==> flow/design.v <==
module MAC(  
  input         clock,  
  input  [7:0]  io_a,  
  input  [7:0]  io_b,  
  input  [15:0] io_c,  
  output [16:0] io_y  
);
  reg [7:0] rA;  
  reg [7:0] rB;  
  reg [15:0] rC;  
  wire [15:0] mult;  
  assign mult = $signed(rA) * $signed(rB);  
  assign io_y = $signed(rC) + $signed(mult);  
  always @(posedge clock) begin
    rA <= io_a;
    rB <= io_b;
    rC <= io_c;
  end
endmodule
module Adder(  
  input         clock,  
  input  [16:0] io_a,  
  input  [16:0] io_b,  
  output [17:0] io_y  
);
  reg [16:0] rA;  
  reg [16:0] rB;  
  assign io_y = $signed(rA) + $signed(rB);  
  always @(posedge clock) begin
    rA <= io_a;
    rB <= io_b;
  end
endmodule
module Adder_8(  
  input         clock,  
  input  [17:0] io_a,  
  input  [17:0] io_b,  
  output [18:0] io_y  
);
  reg [17:0] rA;  
  reg [17:0] rB;  
  assign io_y = $signed(rA) + $signed(rB);  
  always @(posedge clock) begin
    rA <= io_a;
    rB <= io_b;
  end
endmodule
module Adder_12(  
  input         clock,  
  input  [18:0] io_a,  
  input  [18:0] io_b,  
  output [19:0] io_y  
);
  reg [18:0] rA;  
  reg [18:0] rB;  
  assign io_y = $signed(rA) + $signed(rB);  
  always @(posedge clock) begin
    rA <= io_a;
    rB <= io_b;
  end
endmodule
module Adder_14(  
  input         clock,  
  input  [19:0] io_a,  
  input  [19:0] io_b,  
  output [20:0] io_y  
);
  reg [19:0] rA;  
  reg [19:0] rB;  
  assign io_y = $signed(rA) + $signed(rB);  
  always @(posedge clock) begin
    rA <= io_a;
    rB <= io_b;
  end
endmodule
module DotProduct(  
  input         clock,  
  input  [7:0]  io_a_0,
  input  [7:0]  io_a_1,
  input  [7:0]  io_a_2,
  input  [7:0]  io_a_3,
  input  [7:0]  io_a_4,
  input  [7:0]  io_a_5,
  input  [7:0]  io_a_6,
  input  [7:0]  io_a_7,
  input  [7:0]  io_a_8,
  input  [7:0]  io_a_9,
  input  [7:0]  io_a_10,
  input  [7:0]  io_a_11,
  input  [7:0]  io_a_12,
  input  [7:0]  io_a_13,
  input  [7:0]  io_a_14,
  input  [7:0]  io_a_15,
  input  [7:0]  io_b_0,  
  input  [7:0]  io_b_1,  
  input  [7:0]  io_b_2,  
  input  [7:0]  io_b_3,  
  input  [7:0]  io_b_4,  
  input  [7:0]  io_b_5,  
  input  [7:0]  io_b_6,  
  input  [7:0]  io_b_7,  
  input  [7:0]  io_b_8,  
  input  [7:0]  io_b_9,  
  input  [7:0]  io_b_10,  
  input  [7:0]  io_b_11,  
  input  [7:0]  io_b_12,  
  input  [7:0]  io_b_13,  
  input  [7:0]  io_b_14,  
  input  [7:0]  io_b_15,  
  output [20:0] io_y  
);
  wire  m_0_clock;  
  wire [7:0] m_0_io_a;  
  wire [7:0] m_0_io_b;  
  wire [15:0] m_0_io_c;  
  wire [16:0] m_0_io_y;  
  wire  m_1_clock;  
  wire [7:0] m_1_io_a;  
  wire [7:0] m_1_io_b;  
  wire [15:0] m_1_io_c;  
  wire [16:0] m_1_io_y;  
  wire  m_2_clock;  
  wire [7:0] m_2_io_a;  
  wire [7:0] m_2_io_b;  
  wire [15:0] m_2_io_c;  
  wire [16:0] m_2_io_y;  
  wire  m_3_clock;  
  wire [7:0] m_3_io_a;  
  wire [7:0] m_3_io_b;  
  wire [15:0] m_3_io_c;  
  wire [16:0] m_3_io_y;  
  wire  m_4_clock;  
  wire [7:0] m_4_io_a;  
  wire [7:0] m_4_io_b;  
  wire [15:0] m_4_io_c;  
  wire [16:0] m_4_io_y;  
  wire  m_5_clock;  
  wire [7:0] m_5_io_a;  
  wire [7:0] m_5_io_b;  
  wire [15:0] m_5_io_c;  
  wire [16:0] m_5_io_y;  
  wire  m_6_clock;  
  wire [7:0] m_6_io_a;  
  wire [7:0] m_6_io_b;  
  wire [15:0] m_6_io_c;  
  wire [16:0] m_6_io_y;  
  wire  m_7_clock;  
  wire [7:0] m_7_io_a;  
  wire [7:0] m_7_io_b;  
  wire [15:0] m_7_io_c;  
  wire [16:0] m_7_io_y;  
  wire  m_8_clock;  
  wire [7:0] m_8_io_a;  
  wire [7:0] m_8_io_b;  
  wire [15:0] m_8_io_c;  
  wire [16:0] m_8_io_y;  
  wire  m_9_clock;  
  wire [7:0] m_9_io_a;  
  wire [7:0] m_9_io_b;  
  wire [15:0] m_9_io_c;  
  wire [16:0] m_9_io_y;  
  wire  m_10_clock;  
  wire [7:0] m_10_io_a;  
  wire [7:0] m_10_io_b;  
  wire [15:0] m_10_io_c;  
  wire [16:0] m_10_io_y;  
  wire  m_11_clock;  
  wire [7:0] m_11_io_a;  
  wire [7:0] m_11_io_b;  
  wire [15:0] m_11_io_c;  
  wire [16:0] m_11_io_y;  
  wire  m_12_clock;  
  wire [7:0] m_12_io_a;  
  wire [7:0] m_12_io_b;  
  wire [15:0] m_12_io_c;  
  wire [16:0] m_12_io_y;  
  wire  m_13_clock;  
  wire [7:0] m_13_io_a;  
  wire [7:0] m_13_io_b;  
  wire [15:0] m_13_io_c;  
  wire [16:0] m_13_io_y;  
  wire  m_14_clock;  
  wire [7:0] m_14_io_a;  
  wire [7:0] m_14_io_b;  
  wire [15:0] m_14_io_c;  
  wire [16:0] m_14_io_y;  
  wire  m_15_clock;  
  wire [7:0] m_15_io_a;  
  wire [7:0] m_15_io_b;  
  wire [15:0] m_15_io_c;  
  wire [16:0] m_15_io_y;  
  wire  a_0_0_clock;  
  wire [16:0] a_0_0_io_a;  
  wire [16:0] a_0_0_io_b;  
  wire [17:0] a_0_0_io_y;  
  wire  a_0_1_clock;  
  wire [16:0] a_0_1_io_a;  
  wire [16:0] a_0_1_io_b;  
  wire [17:0] a_0_1_io_y;  
  wire  a_0_2_clock;  
  wire [16:0] a_0_2_io_a;  
  wire [16:0] a_0_2_io_b;  
  wire [17:0] a_0_2_io_y;  
  wire  a_0_3_clock;  
  wire [16:0] a_0_3_io_a;  
  wire [16:0] a_0_3_io_b;  
  wire [17:0] a_0_3_io_y;  
  wire  a_0_4_clock;  
  wire [16:0] a_0_4_io_a;  
  wire [16:0] a_0_4_io_b;  
  wire [17:0] a_0_4_io_y;  
  wire  a_0_5_clock;  
  wire [16:0] a_0_5_io_a;  
  wire [16:0] a_0_5_io_b;  
  wire [17:0] a_0_5_io_y;  
  wire  a_0_6_clock;  
  wire [16:0] a_0_6_io_a;  
  wire [16:0] a_0_6_io_b;  
  wire [17:0] a_0_6_io_y;  
  wire  a_0_7_clock;  
  wire [16:0] a_0_7_io_a;  
  wire [16:0] a_0_7_io_b;  
  wire [17:0] a_0_7_io_y;  
  wire  a_1_0_clock;  
  wire [17:0] a_1_0_io_a;  
  wire [17:0] a_1_0_io_b;  
  wire [18:0] a_1_0_io_y;  
  wire  a_1_1_clock;  
  wire [17:0] a_1_1_io_a;  
  wire [17:0] a_1_1_io_b;  
  wire [18:0] a_1_1_io_y;  
  wire  a_1_2_clock;  
  wire [17:0] a_1_2_io_a;  
  wire [17:0] a_1_2_io_b;  
  wire [18:0] a_1_2_io_y;  
  wire  a_1_3_clock;  
  wire [17:0] a_1_3_io_a;  
  wire [17:0] a_1_3_io_b;  
  wire [18:0] a_1_3_io_y;  
  wire  a_2_0_clock;  
  wire [18:0] a_2_0_io_a;  
  wire [18:0] a_2_0_io_b;  
  wire [19:0] a_2_0_io_y;  
  wire  a_2_1_clock;  
  wire [18:0] a_2_1_io_a;  
  wire [18:0] a_2_1_io_b;  
  wire [19:0] a_2_1_io_y;  
  wire  a_3_0_clock;  
  wire [19:0] a_3_0_io_a;  
  wire [19:0] a_3_0_io_b;  
  wire [20:0] a_3_0_io_y;  
  MAC m_0 (  
    .clock(m_0_clock),
    .io_a(m_0_io_a),
    .io_b(m_0_io_b),
    .io_c(m_0_io_c),
    .io_y(m_0_io_y)
  );
  MAC m_1 (  
    .clock(m_1_clock),
    .io_a(m_1_io_a),
    .io_b(m_1_io_b),
    .io_c(m_1_io_c),
    .io_y(m_1_io_y)
  );
  MAC m_2 (  
    .clock(m_2_clock),
    .io_a(m_2_io_a),
    .io_b(m_2_io_b),
    .io_c(m_2_io_c),
    .io_y(m_2_io_y)
  );
  MAC m_3 (  
    .clock(m_3_clock),
    .io_a(m_3_io_a),
    .io_b(m_3_io_b),
    .io_c(m_3_io_c),
    .io_y(m_3_io_y)
  );
  MAC m_4 (  
    .clock(m_4_clock),
    .io_a(m_4_io_a),
    .io_b(m_4_io_b),
    .io_c(m_4_io_c),
    .io_y(m_4_io_y)
  );
  MAC m_5 (  
    .clock(m_5_clock),
    .io_a(m_5_io_a),
    .io_b(m_5_io_b),
    .io_c(m_5_io_c),
    .io_y(m_5_io_y)
  );
  MAC m_6 (  
    .clock(m_6_clock),
    .io_a(m_6_io_a),
    .io_b(m_6_io_b),
    .io_c(m_6_io_c),
    .io_y(m_6_io_y)
  );
  MAC m_7 (  
    .clock(m_7_clock),
    .io_a(m_7_io_a),
    .io_b(m_7_io_b),
    .io_c(m_7_io_c),
    .io_y(m_7_io_y)
  );
  MAC m_8 (  
    .clock(m_8_clock),
    .io_a(m_8_io_a),
    .io_b(m_8_io_b),
    .io_c(m_8_io_c),
    .io_y(m_8_io_y)
  );
  MAC m_9 (  
    .clock(m_9_clock),
    .io_a(m_9_io_a),
    .io_b(m_9_io_b),
    .io_c(m_9_io_c),
    .io_y(m_9_io_y)
  );
  MAC m_10 (  
    .clock(m_10_clock),
    .io_a(m_10_io_a),
    .io_b(m_10_io_b),
    .io_c(m_10_io_c),
    .io_y(m_10_io_y)
  );
  MAC m_11 (  
    .clock(m_11_clock),
    .io_a(m_11_io_a),
    .io_b(m_11_io_b),
    .io_c(m_11_io_c),
    .io_y(m_11_io_y)
  );
  MAC m_12 (  
    .clock(m_12_clock),
    .io_a(m_12_io_a),
    .io_b(m_12_io_b),
    .io_c(m_12_io_c),
    .io_y(m_12_io_y)
  );
  MAC m_13 (  
    .clock(m_13_clock),
    .io_a(m_13_io_a),
    .io_b(m_13_io_b),
    .io_c(m_13_io_c),
    .io_y(m_13_io_y)
  );
  MAC m_14 (  
    .clock(m_14_clock),
    .io_a(m_14_io_a),
    .io_b(m_14_io_b),
    .io_c(m_14_io_c),
    .io_y(m_14_io_y)
  );
  MAC m_15 (  
    .clock(m_15_clock),
    .io_a(m_15_io_a),
    .io_b(m_15_io_b),
    .io_c(m_15_io_c),
    .io_y(m_15_io_y)
  );
  Adder a_0_0 (  
    .clock(a_0_0_clock),
    .io_a(a_0_0_io_a),
    .io_b(a_0_0_io_b),
    .io_y(a_0_0_io_y)
  );
  Adder a_0_1 (  
    .clock(a_0_1_clock),
    .io_a(a_0_1_io_a),
    .io_b(a_0_1_io_b),
    .io_y(a_0_1_io_y)
  );
  Adder a_0_2 (  
    .clock(a_0_2_clock),
    .io_a(a_0_2_io_a),
    .io_b(a_0_2_io_b),
    .io_y(a_0_2_io_y)
  );
  Adder a_0_3 (  
    .clock(a_0_3_clock),
    .io_a(a_0_3_io_a),
    .io_b(a_0_3_io_b),
    .io_y(a_0_3_io_y)
  );
  Adder a_0_4 (  
    .clock(a_0_4_clock),
    .io_a(a_0_4_io_a),
    .io_b(a_0_4_io_b),
    .io_y(a_0_4_io_y)
  );
  Adder a_0_5 (  
    .clock(a_0_5_clock),
    .io_a(a_0_5_io_a),
    .io_b(a_0_5_io_b),
    .io_y(a_0_5_io_y)
  );
  Adder a_0_6 (  
    .clock(a_0_6_clock),
    .io_a(a_0_6_io_a),
    .io_b(a_0_6_io_b),
    .io_y(a_0_6_io_y)
  );
  Adder a_0_7 (  
    .clock(a_0_7_clock),
    .io_a(a_0_7_io_a),
    .io_b(a_0_7_io_b),
    .io_y(a_0_7_io_y)
  );
  Adder_8 a_1_0 (  
    .clock(a_1_0_clock),
    .io_a(a_1_0_io_a),
    .io_b(a_1_0_io_b),
    .io_y(a_1_0_io_y)
  );
  Adder_8 a_1_1 (  
    .clock(a_1_1_clock),
    .io_a(a_1_1_io_a),
    .io_b(a_1_1_io_b),
    .io_y(a_1_1_io_y)
  );
  Adder_8 a_1_2 (  
    .clock(a_1_2_clock),
    .io_a(a_1_2_io_a),
    .io_b(a_1_2_io_b),
    .io_y(a_1_2_io_y)
  );
  Adder_8 a_1_3 (  
    .clock(a_1_3_clock),
    .io_a(a_1_3_io_a),
    .io_b(a_1_3_io_b),
    .io_y(a_1_3_io_y)
  );
  Adder_12 a_2_0 (  
    .clock(a_2_0_clock),
    .io_a(a_2_0_io_a),
    .io_b(a_2_0_io_b),
    .io_y(a_2_0_io_y)
  );
  Adder_12 a_2_1 (  
    .clock(a_2_1_clock),
    .io_a(a_2_1_io_a),
    .io_b(a_2_1_io_b),
    .io_y(a_2_1_io_y)
  );
  Adder_14 a_3_0 (  
    .clock(a_3_0_clock),
    .io_a(a_3_0_io_a),
    .io_b(a_3_0_io_b),
    .io_y(a_3_0_io_y)
  );
  assign io_y = a_3_0_io_y;  
  assign m_0_clock = clock;  
  assign m_0_io_a = io_a_0;  
  assign m_0_io_b = io_b_0;  
  assign m_0_io_c = 16'sh0;  
  assign m_1_clock = clock;  
  assign m_1_io_a = io_a_1;  
  assign m_1_io_b = io_b_1;  
  assign m_1_io_c = 16'sh0;  
  assign m_2_clock = clock;  
  assign m_2_io_a = io_a_2;  
  assign m_2_io_b = io_b_2;  
  assign m_2_io_c = 16'sh0;  
  assign m_3_clock = clock;  
  assign m_3_io_a = io_a_3;  
  assign m_3_io_b = io_b_3;  
  assign m_3_io_c = 16'sh0;  
  assign m_4_clock = clock;  
  assign m_4_io_a = io_a_4;  
  assign m_4_io_b = io_b_4;  
  assign m_4_io_c = 16'sh0;  
  assign m_5_clock = clock;  
  assign m_5_io_a = io_a_5;  
  assign m_5_io_b = io_b_5;  
  assign m_5_io_c = 16'sh0;  
  assign m_6_clock = clock;  
  assign m_6_io_a = io_a_6;  
  assign m_6_io_b = io_b_6;  
  assign m_6_io_c = 16'sh0;  
  assign m_7_clock = clock;  
  assign m_7_io_a = io_a_7;  
  assign m_7_io_b = io_b_7;  
  assign m_7_io_c = 16'sh0;  
  assign m_8_clock = clock;  
  assign m_8_io_a = io_a_8;  
  assign m_8_io_b = io_b_8;  
  assign m_8_io_c = 16'sh0;  
  assign m_9_clock = clock;  
  assign m_9_io_a = io_a_9;  
  assign m_9_io_b = io_b_9;  
  assign m_9_io_c = 16'sh0;  
  assign m_10_clock = clock;  
  assign m_10_io_a = io_a_10;  
  assign m_10_io_b = io_b_10;  
  assign m_10_io_c = 16'sh0;  
  assign m_11_clock = clock;  
  assign m_11_io_a = io_a_11;  
  assign m_11_io_b = io_b_11;  
  assign m_11_io_c = 16'sh0;  
  assign m_12_clock = clock;  
  assign m_12_io_a = io_a_12;  
  assign m_12_io_b = io_b_12;  
  assign m_12_io_c = 16'sh0;  
  assign m_13_clock = clock;  
  assign m_13_io_a = io_a_13;  
  assign m_13_io_b = io_b_13;  
  assign m_13_io_c = 16'sh0;  
  assign m_14_clock = clock;  
  assign m_14_io_a = io_a_14;  
  assign m_14_io_b = io_b_14;  
  assign m_14_io_c = 16'sh0;  
  assign m_15_clock = clock;  
  assign m_15_io_a = io_a_15;  
  assign m_15_io_b = io_b_15;  
  assign m_15_io_c = 16'sh0;  
  assign a_0_0_clock = clock;  
  assign a_0_0_io_a = m_0_io_y;  
  assign a_0_0_io_b = m_1_io_y;  
  assign a_0_1_clock = clock;  
  assign a_0_1_io_a = m_2_io_y;  
  assign a_0_1_io_b = m_3_io_y;  
  assign a_0_2_clock = clock;  
  assign a_0_2_io_a = m_4_io_y;  
  assign a_0_2_io_b = m_5_io_y;  
  assign a_0_3_clock = clock;  
  assign a_0_3_io_a = m_6_io_y;  
  assign a_0_3_io_b = m_7_io_y;  
  assign a_0_4_clock = clock;  
  assign a_0_4_io_a = m_8_io_y;  
  assign a_0_4_io_b = m_9_io_y;  
  assign a_0_5_clock = clock;  
  assign a_0_5_io_a = m_10_io_y;  
  assign a_0_5_io_b = m_11_io_y;  
  assign a_0_6_clock = clock;  
  assign a_0_6_io_a = m_12_io_y;  
  assign a_0_6_io_b = m_13_io_y;  
  assign a_0_7_clock = clock;  
  assign a_0_7_io_a = m_14_io_y;  
  assign a_0_7_io_b = m_15_io_y;  
  assign a_1_0_clock = clock;  
  assign a_1_0_io_a = a_0_0_io_y;  
  assign a_1_0_io_b = a_0_1_io_y;  
  assign a_1_1_clock = clock;  
  assign a_1_1_io_a = a_0_2_io_y;  
  assign a_1_1_io_b = a_0_3_io_y;  
  assign a_1_2_clock = clock;  
  assign a_1_2_io_a = a_0_4_io_y;  
  assign a_1_2_io_b = a_0_5_io_y;  
  assign a_1_3_clock = clock;  
  assign a_1_3_io_a = a_0_6_io_y;  
  assign a_1_3_io_b = a_0_7_io_y;  
  assign a_2_0_clock = clock;  
  assign a_2_0_io_a = a_1_0_io_y;  
  assign a_2_0_io_b = a_1_1_io_y;  
  assign a_2_1_clock = clock;  
  assign a_2_1_io_a = a_1_2_io_y;  
  assign a_2_1_io_b = a_1_3_io_y;  
  assign a_3_0_clock = clock;  
  assign a_3_0_io_a = a_2_0_io_y;  
  assign a_3_0_io_b = a_2_1_io_y;  
endmodule
## From RTL to reports: DotProduct

What the tools print for DotProduct, step after step.
Lines are those of the file above, counted from 1.
Cell names lack the library's common part.
A cell with - has no value.

| design | value |
|---|---|
| design top | DotProduct |
| clock | clock |
| library | sky130hd |
| library corner | tt_025C_1v80 |

## After elaboration

Yosys after proc, flatten, opt, wreduce and memory -nomap, before mapping. Enables and synchronous resets that opt folds into registers are not counted as muxes. Memory bits, and registers merged into a memory's read port (data or address), are not among the register bits. Print and check cells are not counted. Equal cells are merged and count once.

| word-level totals | value |
|---|---|
| memory bits (writable) | 0 |
| word-level cells | 93 |
| register bits | 758 |
| memory bits (read-only) | 0 |
| memories | 0 |
| latch bits | 0 |
| output and inout bits | 21 |
| word width x clocked read ports | 0 |

| operators by class | value |
|---|---|
| div/mod/pow operators | 0 |
| magnitude comparators | 0 |
| bitwise operators | 0 |
| equality and inequality tests | 0 |
| shifts and indexed selects | 0 |
| muxes and demuxes | 0 |
| multipliers | 16 |
| add/subtract/negate cells | 15 |
| reductions and logical operators | 0 |

Operator list:

| cell | count |
|---|---|
| 8-bit by 8-bit multiplier with 16-bit output | 16 |
| 16-bit by 16-bit adder with 17-bit output | 8 |
| 17-bit by 17-bit adder with 18-bit output | 4 |
| 18-bit by 18-bit adder with 19-bit output | 2 |
| 19-bit by 19-bit adder with 20-bit output | 1 |

## Logic depth

Depth = most cells in a row (Yosys ltp): at word level without a register or memory, in the mapped netlist without a sequential cell, where the memories' decode and read muxes count.

| logic depth | value |
|---|---|
| depth after elaboration | 1 |
| ABC_AREA | 0 |
| gate-level depth with buffers | 17 |

## Netlist

Source: synth_stat.txt of the flow (Yosys; design flattened, memories mapped). It holds for the ABC_AREA given above (unset counts as 0); a run with the other value may have another netlist.
The area totals of this step are shown rounded.

| synthesis totals | value |
|---|---|
| cells in the netlist | 6888 |
| flip-flop cells | 758 |
| sequential area | 15200 sq um |
| synthesis area | 66300 sq um |

Cells by type:

| cell | count | area in all (sq um) |
|---|---|---|
| fa_1 | 895 | 1.79E+04 |
| dfxtp_1 | 758 | 1.52E+04 |
| ha_1 | 715 | 8946.08 |
| inv_1 | 1447 | 5.43E+03 |
| and2_1 | 686 | 4.29E+03 |
| xnor2_1 | 366 | 3.21E+03 |
| nand2_1 | 359 | 1.35E+03 |
| a21oi_1 | 239 | 1.2E+03 |
| nor2_1 | 273 | 1.02E+03 |
| nor2b_1 | 143 | 894.608 |
| o21ai_0 | 163 | 815.782 |
| a21o_1 | 79 | 593.069 |
| o21a_1 | 71 | 533.011 |
| nand2b_1 | 82 | 512.992 |
| nor3_1 | 82 | 410.394 |
| xor2_1 | 44 | 385.37 |
| nand3_1 | 62 | 310.298 |
| a211oi_1 | 28 | 210.202 |

Not listed: further types 56, cells in them 396.
By module: a second synthesis without flattening, with its own total; a netlist apart from the flattened one above.

| unflattened totals | value |
|---|---|
| cell total of the unflattened synthesis | 8075 |
| area total of the unflattened synthesis | 84000 sq um |

Each row is one instance without its submodules.

By module:

| module | instances | cells | seq. area (sq um) | area (sq um) |
|---|---|---|---|---|
| MAC | 16 | 349 | 641 | 3690 |
| Adder | 8 | 161 | 681 | 1600 |
| Adder_8 | 4 | 159 | 721 | 1600 |
| Adder_12 | 2 | 191 | 761 | 1900 |
| Adder_14 | 1 | 184 | 801 | 1910 |
| (no name shown) | 1 | 1 | 0.0 | 3.8 |

## Timing after synthesis

OpenSTA on the mapped netlist: ideal clock, no wires. The path of least setup slack (recovery checks aside). Input and output delay are each 20% of the period. Register names are those of the netlist, which keeps one name where synthesis merged equal registers.

| timing path post-synthesis | value |
|---|---|
| path kind | register -> register |
| start point | register m_0.rB[7] |
| end point | register a_0_0.rA[15] |
| driving pins on the path | 16 |
| arrival | 4.102 ns |
| period | 5.0 ns |
| path delay | 4.222 ns |
| slack | 0.778 ns |
| library setup time | 0.120 ns |
| required time | 4.880 ns |
| synthesis period reached | 4.222 ns |

"path delay" is the arrival time less input delay plus setup time.
"driving pins on the path": output pins that drive a net of the path, with the launching flip-flop's if there is one; two outputs of one cell count as two.
"synthesis period reached" is the clock period less the worst setup slack; recovery checks do not enter. This is arithmetic on one report: input and output delays are still those of the set period (20% each).
The rows between start and end are the longest chain of elaborated cells between them; the timing report does not say that the signal goes this way. Where chains are equally long, one stands for them.
Each line given opens the expression or statement behind the cell; cells for indexed reads and writes are added by Yosys, which also makes memories of some case tables.

| between the ends, post-synthesis | value |
|---|---|
| path through | dfxtp_1 clkinv_1 fa_1 fa_1 inv_1 fa_1 inv_1 fa_1 inv_1 ha_1 o21a_1 nor2_1 nor3_1 a2111oi_0 a21oi_1 xnor2_1 |
| cells in the longest elaborated chain | 1 |

RTL lines, path post-synthesis:

| item | line | text |
|---|---|---|
| start: declaration | 9 | `reg [7:0] rB;` |
| start: assignment | 16 | `rB <= io_b;` |
| 8-bit by 8-bit multiplier with 16-bit output | 12 | `assign mult = $signed(rA) * $signed(rB);` |
| end: assignment | 30 | `rA <= io_a;` |
| end: declaration | 26 | `reg [16:0] rA;` |

## Worst path after layout

Path of least setup slack in the final report of flow run 1 (OpenROAD, finished layout, wires in). Where an end is a register, its clock arrival counts in the times.

| timing path post-layout | value |
|---|---|
| path kind | register -> output |
| start point | register a_3_0.rB[0] |
| end point | output io_y[10] |
| driving pins on the path | 10 |
| required time | 3.82 ns |
| arrival | 3.63 ns |
| slack | 0.19 ns |
| period | 4.77 ns |
| external output delay | 0.95 ns |

The rows between start and end are the longest chain of elaborated cells between them; the timing report does not say that the signal goes this way. Where chains are equally long, one stands for them.

| between the ends, post-layout | value |
|---|---|
| path through | dfxtp_1 ha_1 inv_1 fa_1 nor2b_1 o21ai_0 a21boi_2 o221ai_2 xnor2_1 clkdlybuf4s50_1 |
| cells in the longest elaborated chain | 1 |

RTL lines, path post-layout:

| item | line | text |
|---|---|---|
| start: declaration | 69 | `reg [19:0] rB;` |
| start: assignment | 73 | `rB <= io_b;` |
| 19-bit by 19-bit adder with 20-bit output | 70 | `assign io_y = $signed(rA) + $signed(rB);` |
| end: declaration | 110 | `output [20:0] io_y` |

Memo
Re: implementation data of DotProduct

Design DotProduct on sky130hd. What follows are 5 stored runs of the flow, each under its own settings; their order means nothing. The constraints put input and output delay at 20% of the set period each and load the outputs with 0.01 pF.
"clock period achieved": clock period set for the run, less the worst setup slack. It is reckoned from that one timing run; input and output delays stay at 20% of the period that was set.
"critical setup path time" = time allowed to the worst setup path (clock period - input delay - output delay, where it has them) - its slack; a late launch clock adds to it, a late capture clock takes from it.
"total power after layout" is the tool's figure for a default switching activity; nothing was simulated.
Measured values are rounded.
Settings: . = not set for that run.

| stored run | CORE_UTILIZATION | period_ns | CAP_MARGIN | CORE_MARGIN | SLEW_MARGIN | ABC_AREA | CELL_PAD_IN_SITES_GLOBAL_PLACEMENT | CTS_CLUSTER_DIAMETER | MIN_ROUTING_LAYER | PLACE_DENSITY_LB_ADDON | CELL_PAD_IN_SITES_DETAIL_PLACEMENT | CORE_ASPECT_RATIO | MAX_ROUTING_LAYER | SETUP_SLACK_MARGIN | TNS_END_PERCENT | CTS_CLUSTER_SIZE | GPL_ROUTABILITY_DRIVEN | synthesis area (sq um) | utilization (%) | final setup TNS (ns) | post-route worst hold slack (ns) | area of the standard cells in the finished layout (sq um) | setup slack of the worst path (ns) | total power after layout (µW) | clock period achieved (ns) | area of the die (sq um) | critical setup path time (ns) | worst path kind |
|---|---|---|---|---|---|---|---|---|---|---|---|---|---|---|---|---|---|---|---|---|---|---|---|---|---|---|---|---|
| flow run 1 | 40 | 4.77 | 20 | 2 | 20 | . | . | . | . | . | . | . | . | . | . | . | . | 66300 | 45.7 | 0.000 | 0.461 | 75300 | 0.187 | 51800 | 4.583 | 169000 | 3.63 | register -> output |
| flow run 2 | 40 | 4.94 | 20 | 3 | 0 | 1 | 3 | 54 | met1 | 0.04 | . | . | . | . | . | . | . | 73100 | 45.2 | 0.000 | 0.440 | 81900 | 0.490 | 54400 | 4.450 | 188000 | 3.46 | register -> output |
| flow run 3 | 63 | 7.03 | 20 | 2 | 20 | . | . | 375 | met1 | 0.24 | 0 | 0.93 | met4 | 2.04 | 40 | . | . | 66300 | 71.1 | 0.000 | 0.453 | 74000 | 2.17 | 34800 | 4.858 | 108000 | 3.45 | register -> output |
| flow run 4 | 41 | 7.75 | 20 | 2 | 20 | . | . | . | . | . | . | . | . | 0.88 | 30 | 47 | 1 | 66300 | 46.8 | 0.000 | 0.445 | 75200 | 2.44 | 31900 | 5.313 | 165000 | 3.76 | register -> output |
| flow run 5 | 40 | 3.6 | 20 | 2 | 20 | . | 2 | . | . | 0.04 | . | . | . | . | . | . | . | 66300 | 52.8 | -28.0 | 0.433 | 87100 | -0.442 | 84300 | 4.042 | 169000 | 4.04 | register -> register |
